==> flow/design.v <==
`timescale 1ns / 1ps
module Scrambler(
    input wire Clk,
    input wire Reset,
	 input wire En,
    input MAC_Data,
    output wire Scrambled_data
    );
	 reg [6:0] seed;              
	 wire Xored_seed = seed[3] ^ seed [6];
	 assign Scrambled_data = Xored_seed ^ MAC_Data;	
	 always@ (posedge Clk)begin
		if (Reset || ~En) begin
			seed <= 7'b1111111; 			 
		end
		else if (En)begin
			seed <= {seed[5:0] , Xored_seed};
		end
	 end
endmodule
`timescale 1ns / 1ps
module Scrambler_control(
    input wire Clk,
    input wire MAC_Data,
    input wire Reset,
	 input wire En,
    output reg Out
    );
	 wire Scrambled_data;
	 reg start_scramble ;
	 reg [6:0] Preamble_signal_length;
	 reg [11:0] FIFO;
	 Scrambler scrambler (
    .Clk(Clk), 
    .Reset(Reset), 
    .En(start_scramble), 
    .MAC_Data(FIFO[0]), 
    .Scrambled_data(Scrambled_data)
    );
	 always@(posedge Clk) begin
		 if (~En || Reset ) begin
			Out <= 1'b0;	 
			Preamble_signal_length <= 7'b0;
			start_scramble <= 1'b0;
			FIFO <= 12'b0; 
		 end
		 else if ( Preamble_signal_length < 7'd12 )begin
			Out <= 1'b1;
			FIFO[Preamble_signal_length] <= MAC_Data;
			Preamble_signal_length <= Preamble_signal_length + 1'b1;
		 end
		 else if ( Preamble_signal_length < 7'd36 ) begin
			Out <= FIFO[0];
			FIFO <= {MAC_Data,FIFO[11:1]};
			Preamble_signal_length <= Preamble_signal_length + 1'b1; 
		 end
		 else if ( Preamble_signal_length < 7'd84 ) begin
			start_scramble <= 1'b1;	 
			Out <= Scrambled_data;
			FIFO <={MAC_Data,FIFO[11:1]};
			Preamble_signal_length <= Preamble_signal_length + 1'b1; 
		 end 
		 else begin 
			Out <= 1'b0;
			FIFO <= 12'b0;	 
		 end
	 end
endmodule
`timescale 1ns / 1ps
module Encoder(
    input wire Data,
    input wire Clk,
    input wire Reset,
	 input wire EN,
    output wire Out
    );
	 parameter datalen = 48;
	 parameter indexsize = $clog2(2*datalen); 
	 parameter FIFOsize =100;
	 reg [FIFOsize:1] FIFO,NextFIFO;  
	 reg [6:1] shift;
	 reg [indexsize:1] in_index;
    always@ (Data , FIFO , shift , in_index)begin	
			NextFIFO = FIFO >> 1;
			if (in_index >= 1 && in_index <= FIFOsize)
				NextFIFO[in_index] = (Data ^ shift[1] ^ shift[2] ^ shift[4] ^ shift[5 ]);
			if (in_index+1 <= FIFOsize)
				NextFIFO[in_index+1] = (Data ^ shift[1] ^ shift[4] ^ shift[5] ^ shift[6]);
	 end
	 always@ (posedge Clk)begin
		if(Reset == 1'b1 || ~EN)begin
			shift <= 6'b0;  
			FIFO <= {FIFOsize{1'b0}};
			in_index <= {indexsize{1'b0}};
		end
		else begin
			FIFO <= NextFIFO;
			in_index <= in_index + 1'b1;
			shift <= {Data,shift[6:2]};
		end
	 end
	 assign Out = FIFO[1];
endmodule
`timescale 1ns / 1ps
module convencoder_control(
    input Clk,
    input Reset,
    input En,
	 input Data,
    output kout
    );
	 wire encoded_data;
	 reg start_endcode ;
	 reg [5:0] Signal_length;
	 reg [3:0] Preamble_detection;
	 reg [8:0] Data_lenght;
	 wire enable;
	 Encoder conv (
    .Data(Data), 
    .Clk(Clk), 
    .Reset(Reset), 
    .EN(start_endcode), 
    .Out(encoded_data));
	 always@ (posedge Clk)begin
		if (Reset || ~En)begin 
			start_endcode <= 1'b0;
			Preamble_detection <= 4'b0;
			Signal_length <= 6'b0;
		   Data_lenght <= 9'b0;
		end
		else if (Preamble_detection < 4'd12 && Preamble_detection != 12 )begin
			if (Data)begin
				Preamble_detection <= Preamble_detection + 1'b1;
			end
			else begin
				Preamble_detection <= 4'b0;
				end
		end
		else if (Signal_length < 5'd24) begin
			Signal_length <=  Signal_length + 1'b1;
		end	
		else if(Data_lenght < 96 ) begin
			start_endcode <=1;
			Data_lenght <= Data_lenght + 1'b1;
		end
		else
			start_endcode <=0;
	 end
	 assign enable = (Signal_length == 24)? 1'b1: 1'b0;
	 assign kout = (Reset || ~En)? 1'b0 :
						(Preamble_detection < 4'd12)?((Data)?1'b1:1'b0):
						(Signal_length < 5'd24)? Data:
						(Data_lenght < 96)?encoded_data:1'b0;
endmodule
`timescale 1ns / 1ps
module interleaver(
	 input wire Clk,
	 input wire Data,
	 input wire Reset,
	 input wire EN,
	 input wire [11:0] Size,
	 output wire Out
	 );
	 parameter Ncbps = 48;
	 parameter Nbpsc = 1;
	 parameter coding_rate = 1/2;
	 parameter OFDM_symbol = 1/2;
	 reg [96:1] in_data;			 
	 wire [2:0] sym_size;		 
	 wire [8:0] index;			 
	 reg [7:0] counter;			 
	 reg [6:0] index_out;		 
	 wire [1:0] s;					 
	 reg [6:0]temp_k;				 
	 reg [6:0]temp_x;				 
	 reg [6:0]temp_i;				 
	 integer j;
	 assign s = (Nbpsc/2 > 1)?Nbpsc/2:1;     
	 assign sym_size = (counter < 95)? 2'd0:   
							 (counter < 143)? 2'd1:
							 (counter < 191)? 2'd2:2'd3;
	 always@ (posedge Clk) begin
		if (~EN || Reset)begin															 
			in_data <= 96'b0;
			counter <= 8'b0;
			index_out <= 7'b0;
			temp_k <= 7'b0;
		end
		else if(counter < 192) begin			 
			if (counter < 96)												 
				in_data[counter+1] <= Data;													 
			if(counter >= 47)
				index_out <= index_out + 1'b1;  
			else
				temp_k <= temp_k + 1'b1;  													  
			counter <= counter + 1'b1;
		end	
		else
			counter <= 8'd200; 																 
	 end  
	 assign index = lut(index_out-48*sym_size) + 48*sym_size +1; 	 
	 assign Out = (counter < 40) ? 1'b0:												 
					  (counter < 143)? in_data[index] : 1'b0;
	 function [6:0] lut;
		input [6:0] a;
		reg [6:0] f_i;
		reg [6:0] f_x;
		begin
			f_i = (Ncbps>>4)*(a[3:0])+(a>>4);
			f_x = (s == 1)? 1'b0:(f_i+Ncbps-((86*Ncbps)/256));
			lut = (a < 48) ? s*(f_i>>(s-1))+f_x : 7'd0;
		end
	 endfunction
endmodule
`timescale 1ns / 1ps
module control_interleaver(
    input Clk,
    input Reset,
    input En,
	 input Data,
    output reg Out
    );
	 wire interleaved_data ;
	 reg start_Interleaver ;
	 reg [5:0] Signal_length;
	 reg [3:0] Preamble_detection;
	 reg [8:0] Data_lenght;
	 reg [8:0] counter;
	 wire enable;
	 reg [35:0] shiftreg; 
	 wire [11:0] size;
	 assign size = 96;
	 reg [5:0] out_index;
	interleaver interleaver (
    .Clk(Clk), 
    .Data(Data), 
    .Reset(Reset), 
    .EN(start_Interleaver), 
    .Size(size), 
    .Out(interleaved_data)
    );
	 always@ (posedge Clk)begin
		if (Reset || ~En)begin 
			start_Interleaver <= 1'b0;
			Preamble_detection <= 4'b0;
			Signal_length <= 6'b0;
		   Data_lenght <= 9'b0;
			counter <= 9'b0;
			shiftreg <= 36'b0;
			Out <= 1'b0;
			out_index <= 6'b0;
		end
		else if (Preamble_detection < 4'd12 )begin
			if (Data)begin
				Preamble_detection <= Preamble_detection + 1'b1;
				Out <= 1'b0;
				shiftreg[Preamble_detection] <= 1'b1;
			end
			else begin
				Preamble_detection <= 4'b0;
				Out <= 1'b0;
				shiftreg[Preamble_detection] <= 1'b0;
				end
		end
		else if (Signal_length < 5'd24) begin
			Signal_length <=  Signal_length + 1'b1;
			shiftreg[Preamble_detection + Signal_length] <= Data;
			if (Signal_length > 5'd1)begin
				Out <= shiftreg[out_index];
				out_index <= out_index + 1'b1;
			end
		end	
		else if (Data_lenght < 9'd96 && counter < 14)begin
			counter <= counter + 1'b1;
			start_Interleaver <=1;
			Out <= shiftreg[out_index];
			out_index <= out_index + 1'b1;
		end
		else if(Data_lenght < 9'd96 && counter < 192 ) begin
			Out <= interleaved_data ;
			start_Interleaver <=1;
			Data_lenght <= Data_lenght + 1'b1;
		end
		else
			Out <= 1'b0;
	 end
	 assign enable = (Signal_length == 24)? 1'b1: 1'b0;
endmodule
`timescale 1ns / 1ps
module deinterleaver(
	 input wire Clk,
	 input wire Data,
	 input wire Reset,
	 input wire EN,
	 input wire [11:0] Size,
	 output wire Out
	 );
	 parameter Ncbps = 48;
	 parameter Nbpsc = 1;
	 parameter x = 16/Ncbps;
	 reg [96:1] in_data;
	 wire [2:0] sym_size;
	 wire [8:0] index;
	 reg [7:0] counter;
	 reg [6:0] k;
	 reg [6:0] index_out;
	 wire [1:0] s;
	 reg [6:0]temp_k;
	 reg [6:0]temp_x;
	 reg [6:0]temp_i;
	 integer j;
	 assign s = (Nbpsc/2 > 1)?Nbpsc/2:1;     
	 assign sym_size = (counter < 95)? 2'd0:
							 (counter < 143)? 2'd1:
							 (counter < 191)? 2'd2:2'd3;
	 always@ (posedge Clk) begin
		if (~EN || Reset)begin
			in_data <= 96'b0;
			counter <= 8'b0;
			index_out <= 7'b0;
			temp_k <= 7'b0;
		end
		else if(counter < 192) begin
			if (counter < 96)												 
				in_data[counter+1] <= Data;
			if(counter >= 47)
				index_out <= index_out + 1'b1;
			else
				temp_k <= temp_k + 1'b1; 
			counter <= counter + 1'b1;
		end	
		else
			counter <= 8'd200;
	 end  
	 assign index = (counter < 160)? lut(index_out-48*sym_size) + 48*sym_size +1 : 1'b0; 
	 assign Out = (counter < 40) ? 1'b0:
					  (counter < 143)? in_data[index] : 1'b0;
	 function [6:0] lut;
		input [6:0] a;
		begin
			lut = (a < 48) ? 16*a - (Ncbps-1)*((a*86)/256) : 7'd0;
		end
	 endfunction
endmodule
`timescale 1ns / 1ps
module control_deinterleaver(
    input Clk,
    input Reset,
    input En,
	 input Data,
    output reg Out
    );
	 wire deinterleaved_data ;
	 reg start_Denterleaver ;
	 reg [5:0] Signal_length;
	 reg [3:0] Preamble_detection;
	 reg [8:0] Data_lenght;
	 reg [8:0] counter;
	 wire enable;
	 reg [35:0] shiftreg; 
	 wire [11:0] size;
	 assign size = 96;
	 reg [5:0] out_index;
	 deinterleaver deinterleaver (
    .Clk(Clk), 
    .Data(Data), 
    .Reset(Reset), 
    .EN(start_Denterleaver), 
    .Size(size), 
    .Out(deinterleaved_data)
    );
	 always@ (posedge Clk)begin
		if (Reset || ~En)begin 
			start_Denterleaver <= 1'b0;
			Preamble_detection <= 4'b0;
			Signal_length <= 6'b0;
		   Data_lenght <= 9'b0;
			counter <= 9'b0;
			shiftreg <= 36'b0;
			Out <= 1'b0;
			out_index <= 6'b0;
		end
		else if (Preamble_detection < 4'd12 )begin
			if (Data)begin
				Preamble_detection <= Preamble_detection + 1'b1;
				Out <= 1'b0;
				shiftreg[Preamble_detection] <= 1'b1;
			end
			else begin
				Preamble_detection <= 4'b0;
				Out <= 1'b0;
				shiftreg[Preamble_detection] <= 1'b0;
				end
		end
		else if (Signal_length < 5'd24) begin
			Signal_length <=  Signal_length + 1'b1;
			shiftreg[Preamble_detection + Signal_length] <= Data;
			end
		else if (Data_lenght < 9'd96 && counter < 48)begin
			counter <= counter + 1'b1;
			start_Denterleaver <=1;
			if (counter > 12)begin
				Out <= shiftreg[out_index];
				out_index <= out_index + 1'b1;
			end
		end
		else if(Data_lenght < 9'd96 && counter < 192 ) begin
			Out <= deinterleaved_data ;
			start_Denterleaver <=1;
			Data_lenght <= Data_lenght + 1'b1;
		end
		else
			Out <= 1'b0;
	 end
	 assign enable = (Signal_length == 24)? 1'b1: 1'b0;
endmodule
`timescale 1ns / 1ps
module Viterbidecoder(
    input wire Data,
    input wire Clk,
	 input wire EN,
    input wire Reset,
    output wire Out
    );
	 parameter in_size = 96;
	 parameter out_sise = 48;
	 reg flag_outputmod;									 
	 reg [47:0] outreg;     							 
	 reg [10:1] counter; 								 
	 reg [in_size-1:0] FIFO;							 
	 reg [6:1] CS,NS;        
	 reg [2:1] out0,out1,cost0,cost1;   			  
	 reg flag;												  
	 always@ (posedge Clk) begin
		if (Reset == 1'b1 || ~EN)	begin
			CS <= 6'b0;
			outreg <=48'b0;
			flag_outputmod <=0;
			counter <= 10'b0;
			FIFO <= {in_size{1'b0}};
			flag <=0;
		end
		else if ( counter < in_size && flag == 0 ) begin
			FIFO[counter] <= Data;
			if (counter == in_size -1)
				flag <=1;
			else	
				counter <= counter + 1'b1;
		end
		else if ( counter < 2*in_size && flag == 1)begin
					if (counter >= in_size && counter < in_size + 48)	 
						outreg[counter-in_size] <= CS[6];
					CS <= NS;
				   FIFO <= FIFO >> 2;
					counter <= counter + 1;
		end
		else if ( counter < (2*in_size+out_sise) && flag == 1) begin
			 flag_outputmod <=1;
			 outreg <= outreg>>1;
		end
	 end
	always@(*) begin
			out0[1] = 1'b0 ^ CS[1] ^ CS[2] ^ CS[4] ^ CS[5];
			out0[2] = 1'b0 ^ CS[1] ^ CS[4] ^ CS[5] ^ CS[6];
			cost0 = (FIFO[1]^out0[1]) + (FIFO[2]^out0[2]);
			out1[1] = 1'b1 ^ CS[1] ^ CS[2] ^ CS[4] ^ CS[5];
			out1[2] = 1'b1 ^ CS[1] ^ CS[4] ^ CS[5] ^ CS[6];
			cost1 = (FIFO[1]^out1[1]) + (FIFO[2]^out1[2]); 
			if(cost0 <= cost1)
				NS = {1'b0,CS[6:2]};
			else
				NS = {1'b1,CS[6:2]};
	end
	 assign Out = outreg[0];
endmodule
`timescale 1ns / 1ps
module viterbicontrol(
    input Clk,
    input Reset,
    input En,
	 input Data,
    output reg Out
    );
	 wire viterbied_data ;
	 reg start_Viterbi ;
	 reg [5:0] Signal_length;
	 reg [3:0] Preamble_detection;
	 reg [8:0] Data_lenght;
	 reg [8:0] counter;
	 wire enable;
	 reg [35:0] shiftreg; 
	 Viterbidecoder Viterbi (
    .Data(Data), 
    .Clk(Clk), 
    .EN(start_Viterbi), 
    .Reset(Reset), 
    .Out(viterbied_data)
    );
	 always@ (posedge Clk)begin
		if (Reset || ~En)begin 
			start_Viterbi <= 1'b0;
			Preamble_detection <= 4'b0;
			Signal_length <= 6'b0;
		   Data_lenght <= 9'b0;
			counter <= 9'b0;
			shiftreg <= 36'b0;
			Out <= 1'b0;
		end
		else if (Preamble_detection < 4'd12 )begin
			if (Data)begin
				Preamble_detection <= Preamble_detection + 1'b1;
				Out <= 1'b0;
				shiftreg[Preamble_detection] <= 1'b1;
			end
			else begin
				Preamble_detection <= 4'b0;
				Out <= 1'b0;
				shiftreg[Preamble_detection] <= 1'b0;
				end
		end
		else if (Signal_length < 5'd24) begin
			Signal_length <=  Signal_length + 1'b1;
			Out <= 1'b0;
			shiftreg[Preamble_detection + Signal_length] <= Data;
		end	
		else if (Data_lenght < 9'd96 && counter < 156)begin
			Out <= 1'b0;
			start_Viterbi <=1;
			Data_lenght <= Data_lenght + 1'b1;
			counter <= counter + 1'b1;
		end
		else if(counter < 156)
			counter <= counter + 1'b1;
		else if (Signal_length == 5'd24 && counter < 192) begin
			Out <= shiftreg[0];
			shiftreg <= shiftreg >> 1 ;
			counter <= counter + 1'b1;
			Data_lenght <= 9'b0;		
		end
		else if(Data_lenght < 9'd96 && counter == 192 ) begin
			Out <= viterbied_data ;
			start_Viterbi <=1;
			Data_lenght <= Data_lenght + 1'b1;
		end
		else
			Out <= 1'b0;
	 end
	 assign enable = (Signal_length == 24)? 1'b1: 1'b0;
endmodule
`timescale 1ns / 1ps
module Descrambler(
    input wire Clk,
    input wire Reset,
    input wire Scrambled_Data,
    input wire En,
    output wire Descrambled_Data
    );
	 reg [2:0] counter_intial_seed;
	 reg [6:0] seed;
	 assign Descrambled_Data = (counter_intial_seed > 7'd6)?Scrambled_Data^seed[6]^seed[3]:1'b0;
	 always@(posedge Clk)begin
		if( ~En || Reset )begin
			seed <= 7'b0;
			counter_intial_seed <= 3'b0;
		end
		else if ( En )begin 
			if (counter_intial_seed < 3'd7)begin
				seed <= {seed[5:0],Scrambled_Data};
				counter_intial_seed <= counter_intial_seed+1;
			end 
			else 
				seed <= { seed[5:0] , seed[6]^seed[3] };
		end
	 end
endmodule
`timescale 1ns / 1ps
module Descrambler_control(
    input Clk,
    input Reset,
    input En,
	 input Data,
    output reg Out
    );
	 wire Descrambled_data;
	 reg start_Descramble ;
	 reg [5:0] Signal_length;
	 reg [3:0] Preamble_detection;
	 reg [6:0] Data_lenght;
	Descrambler descrambler (
		 .Clk(Clk), 
		 .Reset(Reset), 
		 .Scrambled_Data(Data), 
		 .En(start_Descramble), 
		 .Descrambled_Data(Descrambled_data)
		 ); 
	 always@ (posedge Clk)begin
		if (Reset || ~En)begin 
			start_Descramble <= 1'b0;
			Preamble_detection <= 4'b0;
			Signal_length <= 6'b0;
		   Data_lenght <= 7'b0;
			Out <= 1'b0;
		end
		else if (Preamble_detection < 4'd12 )begin
			if (Data)begin
				Preamble_detection <= Preamble_detection + 1'b1;
				Out <= 1'b0;
			end
			else
				Preamble_detection <= 4'b0;
		end
		else if (Signal_length < 5'd24) begin
			Signal_length <=  Signal_length + 1'b1;
			Out <= Data;
		end	
		else if(Data_lenght < 6'd48 ) begin
			Out <= Descrambled_data;
			start_Descramble <=1;
			Data_lenght <= Data_lenght + 1'b1;
		end
		else
			Out <= 1'b0;
	 end
endmodule
`timescale 1ns / 1ps
module Topmodule(
    input wire Clk,
    input wire Data,
    input wire Reset,
    input wire En,
    output reg Out
    );
	 wire Out_scrambler;
	 wire Out_descrambler;
	 wire Out_convendcoder;
	 wire Out_viterbi;
	 wire Out_interleaver;
	 wire Out_deinterleaver;
	 reg [9:0] counter;
	 Scrambler_control Scrambler (
    .Clk(Clk), 
    .MAC_Data(Data), 
    .Reset(Reset), 
    .En(En), 
    .Out(Out_scrambler)
    );
	 convencoder_control convendcoder (
    .Clk(Clk), 
    .Reset(Reset), 
    .En(En), 
    .Data(Out_scrambler), 
    .kout(Out_convendcoder)
    );
	 control_interleaver interleaved (
    .Clk(Clk), 
    .Reset(Reset), 
    .En(En), 
    .Data(Out_convendcoder), 
    .Out(Out_interleaver)
    );
	 control_deinterleaver deinterleaved (
    .Clk(Clk), 
    .Reset(Reset), 
    .En(En), 
    .Data(Out_interleaver), 
    .Out(Out_deinterleaver) 
    );
	 viterbicontrol vit (
    .Data(Out_deinterleaver), 
    .Clk(Clk), 
    .En(En), 
    .Reset(Reset), 
    .Out(Out_viterbi)
    );
	 Descrambler_control Descrambler (
    .Clk(Clk),  
    .Reset(Reset), 
    .En(En), 
    .Data(Out_viterbi), 
    .Out(Out_descrambler)
    );
	always@ (posedge Clk)begin
		if(~En || Reset) begin
			Out <= 1'b0;
			counter <= 10'b0;
		end
		else 
			Out <= Out_descrambler;
	end
endmodule
=== From RTL to reports: Topmodule ===
Tool output for the design above, in the order of the flow.
Line numbers count from 1 in the design file above.
Operators: Yosys type, input widths -> output width; for muxes data width and select width s.
Cell names lack the library's common part.
The mark n/a stands for no value.

* Top: Topmodule
* Clock: Clk
* Cell library: sky130hd
* Timing corner: tt_025C_1v80

=== Elaborated design ===
Yosys after proc, flatten, opt, wreduce and memory -nomap, before mapping. Memory bits, and registers merged into a memory's read port (data or address), are not among the register bits. Print and check cells are not counted.

* Register bits: 784
* Input port bits: 4

* Multiply operators: 5
* Add/subtract/negate cells: 65
* Muxes and demuxes: 91
* Equal/unequal tests: 13
* Reductions and logical operators: 68
* Bitwise gates (word level): 96
* Shift-type cells: 30
* Order comparisons: 54

{| class="wikitable"
|+ Operators by type and width
! operator !! count
|-
| $mux 36 || 12
|-
| $or 36x36->36 || 9
|-
| $and 96x96->96 || 3
|-
| $or 96x96->96 || 3
|-
| $not 96->96 || 3
|-
| $shift 1x5->36 const A || 6
|-
| $and 36x36->36 || 6
|-
| $not 36->36 || 6
|-
| $or 100x100->100 || 2
|-
| $not 100->100 || 2
|-
| $mux 100 || 2
|-
| $shift 1x33->96 || 2
|-
| $shift 1x33->96 const A || 2
|-
| $shiftx 96x10->1 || 2
|-
| $mux 96 || 2
|-
| $mux 48 || 3
|-
| $shift 1x7->36 || 3
|-
| $shift 1x7->36 const A || 3
|-
| $shift 1x32->100 || 1
|-
| $shift 1x32->100 const A || 1
|-
| $shift 1x33->100 || 1
|-
| $shift 1x33->100 const A || 1
|-
| $and 100x100->100 || 1
|-
| $and 99x100->100 || 1
|-
| $shift 1x11->96 || 1
|-
| $shift 1x11->96 const A || 1
|-
| $add 9x1->9 const B || 9
|-
| $mul 7x6->13 const B || 1
|}

Other operator kinds: 91; their cells: 333.

=== Logic depth ===
Longest topological path by Yosys (ltp), each cell counted once; first at word level (registers and memories cut), then after technology mapping (sequential cells cut; the memories' decode and read muxes count).

* Word-level depth: 19
* ABC_AREA: 0
* Gate-level depth with buffers: 47
* Depth with buffers taken out: 46

=== Mapped cells and area ===
The flow's flattened synthesis, as Yosys stat reports it; memories are mapped. The netlist is that of the ABC_AREA named above (0 if unset); the other value can give another one.
Totals and module areas in this step are rounded.

{| class="wikitable"
|+ Cell types
! cell type !! count !! area in all (um^2)
|-
| dfxtp_1 || 783 || 1.57E+04
|-
| nand2_1 || 779 || 2.92E+03
|-
| a21oi_1 || 519 || 2.6E+03
|-
| mux2i_1 || 229 || 2.29E+03
|-
| nor2_1 || 535 || 2.01E+03
|-
| ha_1 || 160 || 2001.92
|-
| o21ai_0 || 400 || 2001.92
|-
| clkbuf_1 || 372 || 1.4E+03
|-
| nand3_1 || 248 || 1241.19
|-
| xnor2_1 || 110 || 963.424
|-
| mux4_2 || 38 || 855.821
|-
| xor2_1 || 90 || 788.256
|-
| a31oi_1 || 122 || 763.232
|-
| nor3_1 || 130 || 650.624
|-
| nand4_1 || 103 || 644.368
|-
| mux2_2 || 57 || 641.866
|-
| a211oi_1 || 84 || 630.605
|-
| or3_1 || 87 || 544.272
|}

Other cell types: 85; their cells: 1020.

* Buffer cells: 431
* Cells in the netlist: 5866
* Chip area (Yosys): 46000 um^2
* Mapped flip-flops: 783

By module: a second synthesis without flattening, with its own total; a netlist apart from the flattened one above.

* Cell total of the unflattened synthesis: 6110
* Area total of the unflattened synthesis: 50000 um^2

Each row is one instance without its submodules.

{| class="wikitable"
|+ By module
! module !! area (um^2) !! sequential area (um^2) !! cells !! times used
|-
| Viterbidecoder || 11000 || 3200 || 1478 || 1
|-
| Encoder || 7800 || 2300 || 968 || 1
|-
| deinterleaver || 7700 || 2200 || 931 || 1
|-
| interleaver || 6800 || 2200 || 796 || 1
|-
| viterbicontrol || 4400 || 1300 || 555 || 1
|-
| control_interleaver || 4200 || 1400 || 475 || 1
|-
| control_deinterleaver || 4200 || 1400 || 477 || 1
|-
| Scrambler_control || 1400 || 420 || 181 || 1
|-
| convencoder_control || 910 || 400 || 104 || 1
|-
| Descrambler_control || 840 || 380 || 93 || 1
|-
| Descrambler || 380 || 200 || 33 || 1
|-
| Scrambler || 210 || 140 || 17 || 1
|-
| Topmodule || 29 || 20 || 2 || 1
|}

=== Worst setup path after synthesis ===
OpenSTA on the mapped netlist: ideal clock, no wires. The path of least setup slack (recovery checks aside). Input and output delay are each 20% of the period. Register names are those of the netlist, which keeps one name where synthesis merged equal registers.

* Path type: reg2reg
* Start point: register deinterleaved.deinterleaver.counter[0]
* End point: register deinterleaved.Out
* Delay of the path: 9.779 ns
* Clock period: 12.0 ns
* Driving pins on the path: 45
* Setup time: 0.116 ns
* Setup slack: 2.220 ns
* Arrival: 9.663 ns
* Data required time: 11.884 ns
* Time at the first pin: 0.000 ns
* Synthesis period reached: 9.78 ns

"delay of the path" is the arrival time less input delay plus setup time.
"driving pins on the path" counts driving pins, that of a launching flip-flop among them; a cell with two outputs on the path counts twice.
"synthesis period reached" is the clock period less the worst setup slack; recovery checks do not enter. This is arithmetic on one report: input and output delays are still those of the set period (20% each).
Between the ends stands the longest chain of elaborated cells between them, by number of cells; it is not shown to be the way that was timed. Of several equally long chains one is given.
A line is the first line of the expression or statement that the cell stems from. Yosys adds cells for indexed reads and writes and turns some case tables into memories.
A register here has more assigning lines than the two given.

* Cells stage by stage: dfxtp_1 > ha_1 > and3_1 > nand3_1 > and3_1 > ha_1 > inv_1 > fa_1 > xor3_2 > ha_1 > inv_1 > fa_1 > inv_1 > fa_1 > ha_1 > or3_1 > o221ai_1 > nor2b_1 > (+9 left out) > inv_1 > fa_1 > inv_1 > fa_1 > inv_1 > ha_1 > xor2_1 > nor2_1 > ha_1 > nand2b_1 > nor4_1 > nand3b_1 > and3_1 > o21ai_1 > xor2_1 > nand3_1 > a211o_1 > a41o_1
* Length of the longest elaborated chain: 19
* Elaborated cells on any way between the ends: 24

{| class="wikitable"
|+ RTL lines, path post-synthesis
! item !! line !! RTL
|-
| start: declaration || 304 || <nowiki>reg [7:0] counter;</nowiki>
|-
| start: assignment || 319 || <nowiki>counter <= 8'b0;</nowiki>
|-
| start: assignment || 330 || <nowiki>counter <= counter + 1'b1;</nowiki>
|-
| $lt 8x8->1 || 315 || <nowiki>(counter < 191)? 2'd2:2'd3;</nowiki>
|-
| $mux 1 || 315 ||
|-
| $mux 2 || 314 || <nowiki>(counter < 143)? 2'd1:</nowiki>
|-
| $mux 2 || 313 || <nowiki>assign sym_size = (counter < 95)? 2'd0:</nowiki>
|-
| $mul 2x2->4 || 335 || <nowiki>assign index = (counter < 160)? lut(index_out-48*sym_size) + 48*sym_size +1 : 1'b0;</nowiki>
|-
| $sub 7x7->7 || 335 ||
|-
| $mul 7x6->13 || 341 || <nowiki>lut = (a < 48) ? 16*a - (Ncbps-1)*((a*86)/256) : 7'd0;</nowiki>
|-
| (+5 left out) || n/a ||
|-
| $mux 9 || 335 ||
|-
| $sub 9x1->10 || n/a ||
|-
| $shiftx 96x10->1 || 337 || <nowiki>(counter < 143)? in_data[index] : 1'b0;</nowiki>
|-
| $mux 1 || 337 ||
|-
| $mux 1 || 336 || <nowiki>assign Out = (counter < 40) ? 1'b0:</nowiki>
|-
| $mux 1 || 407 || <nowiki>else if(Data_lenght < 9'd96 && counter < 192 ) begin</nowiki>
|-
| $mux 1 || 399 || <nowiki>else if (Data_lenght < 9'd96 && counter < 48)begin</nowiki>
|-
| end: assignment || 403 || <nowiki>Out <= shiftreg[out_index];</nowiki>
|-
| end: assignment || 408 || <nowiki>Out <= deinterleaved_data ;</nowiki>
|-
| end: declaration || 351 || <nowiki>output reg Out</nowiki>
|}

=== Timing after layout ===
Path of least setup slack in the final report of run 1 (OpenROAD, finished layout, wires in). Where an end is a register, its clock arrival counts in the times.

* Path type: reg2reg
* Start point: register deinterleaved.deinterleaver.counter[0]
* End point: register deinterleaved.Out
* Setup slack: 1.76 ns
* Setup time: 0.11 ns
* Time at the first pin: 0.69 ns
* Arrival: 10.21 ns
* Clock period: 11.4 ns
* Data required time: 11.96 ns
* Driving pins on the path: 43

Between the ends stands the longest chain of elaborated cells between them, by number of cells; it is not shown to be the way that was timed. Of several equally long chains one is given.
A register here has more assigning lines than the two given.

* Cells stage by stage: dfxtp_4 > ha_4 > and3_4 > nand3_2 > and3_4 > ha_4 > inv_4 > fa_2 > clkinvlp_4 > ha_4 > inv_2 > fa_1 > inv_2 > fa_1 > ha_2 > buf_4 > buf_4 > or4_1 > (+7 left out) > inv_1 > fa_1 > inv_1 > fa_1 > inv_2 > ha_4 > xor2_1 > nor2_1 > ha_1 > nand2b_1 > nor4_4 > nand3b_1 > and3_1 > o21ai_4 > xor2_4 > nand3_1 > a211o_1 > a41o_1
* Length of the longest elaborated chain: 19
* Elaborated cells on any way between the ends: 24

{| class="wikitable"
|+ RTL lines, path after layout
! item !! line !! RTL
|-
| start: declaration || 304 || <nowiki>reg [7:0] counter;</nowiki>
|-
| start: assignment || 319 || <nowiki>counter <= 8'b0;</nowiki>
|-
| start: assignment || 330 || <nowiki>counter <= counter + 1'b1;</nowiki>
|-
| $lt 8x8->1 || 315 || <nowiki>(counter < 191)? 2'd2:2'd3;</nowiki>
|-
| $mux 1 || 315 ||
|-
| $mux 2 || 314 || <nowiki>(counter < 143)? 2'd1:</nowiki>
|-
| $mux 2 || 313 || <nowiki>assign sym_size = (counter < 95)? 2'd0:</nowiki>
|-
| $mul 2x2->4 || 335 || <nowiki>assign index = (counter < 160)? lut(index_out-48*sym_size) + 48*sym_size +1 : 1'b0;</nowiki>
|-
| $sub 7x7->7 || 335 ||
|-
| $mul 7x6->13 || 341 || <nowiki>lut = (a < 48) ? 16*a - (Ncbps-1)*((a*86)/256) : 7'd0;</nowiki>
|-
| (+5 left out) || n/a ||
|-
| $mux 9 || 335 ||
|-
| $sub 9x1->10 || n/a ||
|-
| $shiftx 96x10->1 || 337 || <nowiki>(counter < 143)? in_data[index] : 1'b0;</nowiki>
|-
| $mux 1 || 337 ||
|-
| $mux 1 || 336 || <nowiki>assign Out = (counter < 40) ? 1'b0:</nowiki>
|-
| $mux 1 || 407 || <nowiki>else if(Data_lenght < 9'd96 && counter < 192 ) begin</nowiki>
|-
| $mux 1 || 399 || <nowiki>else if (Data_lenght < 9'd96 && counter < 48)begin</nowiki>
|-
| end: assignment || 403 || <nowiki>Out <= shiftreg[out_index];</nowiki>
|-
| end: assignment || 408 || <nowiki>Out <= deinterleaved_data ;</nowiki>
|-
| end: declaration || 351 || <nowiki>output reg Out</nowiki>
|}

Record of 4 stored runs of the RTL-to-layout flow on Topmodule, platform sky130hd. The runs are unordered. Constraints: input delay and output delay 20% of the set period each, output load 0.01 pF.
"period achieved" = clock period - worst setup slack. The figure is calculated, with input and output delays left at 20% of the set period.
"worst path time" means the part of the period allowed to the worst setup path (the constraints hold back 20% at inputs and 20% at outputs) less its slack; where the path has registers, the arrival times of their clocks count too.
"power": no workload was simulated; the value follows from the tool's default switching activity.
Measured values are rounded.

=== Run 1 ===
{| class="wikitable"
! Setting !! Value
|-
| CORE_UTILIZATION || 40
|-
| CTS_CLUSTER_SIZE || 100
|-
| GPL_TIMING_DRIVEN || 0
|-
| MAX_ROUTING_LAYER || met4
|-
| PLACE_DENSITY_LB_ADDON || 0.11
|-
| SETUP_SLACK_MARGIN || 1.86
|-
| SLEW_MARGIN || 30
|-
| TNS_END_PERCENT || 65
|-
| period_ns || 11.4
|-
| CAP_MARGIN || 20
|-
| CORE_MARGIN || 2
|-
! Result !! Value
|-
| Chip area after synthesis (Yosys) || 46000 um^2
|-
| Area inside the die boundary || 120000 um^2
|-
| Standard-cell area of the final layout || 52000 um^2
|-
| Final design utilization || 45%
|-
| Worst setup slack after layout || 1.8 ns
|-
| Setup total negative slack || 0.000 ns
|-
| Worst hold slack in the final report || 0.40 ns
|-
| Power || 6000 uW
|-
| Period achieved || 9.644 ns
|-
| Worst path time || 9.64 ns
|-
| Worst path kind || reg2reg
|}

=== Run 2 ===
{| class="wikitable"
! Setting !! Value
|-
| ABC_AREA || 1
|-
| CAP_MARGIN || 15
|-
| CELL_PAD_IN_SITES_DETAIL_PLACEMENT || 2
|-
| CELL_PAD_IN_SITES_GLOBAL_PLACEMENT || 3
|-
| CORE_MARGIN || 6
|-
| CORE_UTILIZATION || 23
|-
| CTS_CLUSTER_DIAMETER || 172
|-
| CTS_CLUSTER_SIZE || 46
|-
| GPL_TIMING_DRIVEN || 1
|-
| HOLD_SLACK_MARGIN || 0.04
|-
| MIN_ROUTING_LAYER || met2
|-
| PLACE_DENSITY || 0.36
|-
| SETUP_SLACK_MARGIN || -0.66
|-
| period_ns || 8.33
|-
| SLEW_MARGIN || 20
|-
! Result !! Value
|-
| Chip area after synthesis (Yosys) || 48000 um^2
|-
| Area inside the die boundary || 220000 um^2
|-
| Standard-cell area of the final layout || 53000 um^2
|-
| Final design utilization || 26%
|-
| Worst setup slack after layout || -1.2 ns
|-
| Setup total negative slack || -1.2 ns
|-
| Worst hold slack in the final report || 0.42 ns
|-
| Power || 6500 uW
|-
| Period achieved || 9.527 ns
|-
| Worst path time || 9.53 ns
|-
| Worst path kind || reg2reg
|}

=== Run 3 ===
{| class="wikitable"
! Setting !! Value
|-
| CELL_PAD_IN_SITES_DETAIL_PLACEMENT || 1
|-
| CORE_UTILIZATION || 42
|-
| CTS_CLUSTER_DIAMETER || 22
|-
| CTS_CLUSTER_SIZE || 32
|-
| GPL_ROUTABILITY_DRIVEN || 1
|-
| GPL_TIMING_DRIVEN || 1
|-
| MIN_ROUTING_LAYER || met2
|-
| PLACE_DENSITY || 0.36
|-
| SETUP_SLACK_MARGIN || -0.85
|-
| SLEW_MARGIN || 10
|-
| period_ns || 8.95
|-
| CAP_MARGIN || 20
|-
| CORE_MARGIN || 2
|-
! Result !! Value
|-
| Chip area after synthesis (Yosys) || 46000 um^2
|-
| Area inside the die boundary || 110000 um^2
|-
| Standard-cell area of the final layout || 59000 um^2
|-
| Final design utilization || 54%
|-
| Worst setup slack after layout || -0.73 ns
|-
| Setup total negative slack || -0.73 ns
|-
| Worst hold slack in the final report || 0.40 ns
|-
| Power || 14000 uW
|-
| Period achieved || 9.683 ns
|-
| Worst path time || 9.68 ns
|-
| Worst path kind || reg2reg
|}

=== Run 4 ===
{| class="wikitable"
! Setting !! Value
|-
| ABC_AREA || 1
|-
| CAP_MARGIN || 40
|-
| CELL_PAD_IN_SITES_DETAIL_PLACEMENT || 1
|-
| CORE_MARGIN || 4
|-
| CORE_UTILIZATION || 40
|-
| CTS_CLUSTER_SIZE || 100
|-
| GPL_TIMING_DRIVEN || 0
|-
| MAX_ROUTING_LAYER || met4
|-
| MIN_ROUTING_LAYER || met2
|-
| PLACE_DENSITY_LB_ADDON || 0.11
|-
| SETUP_SLACK_MARGIN || 1.86
|-
| SLEW_MARGIN || 30
|-
| TNS_END_PERCENT || 65
|-
| period_ns || 11.4
|-
! Result !! Value
|-
| Chip area after synthesis (Yosys) || 48000 um^2
|-
| Area inside the die boundary || 120000 um^2
|-
| Standard-cell area of the final layout || 54000 um^2
|-
| Final design utilization || 46%
|-
| Worst setup slack after layout || 1.5 ns
|-
| Setup total negative slack || 0.000 ns
|-
| Worst hold slack in the final report || 0.41 ns
|-
| Power || 6200 uW
|-
| Period achieved || 9.875 ns
|-
| Worst path time || 9.88 ns
|-
| Worst path kind || reg2reg
|}
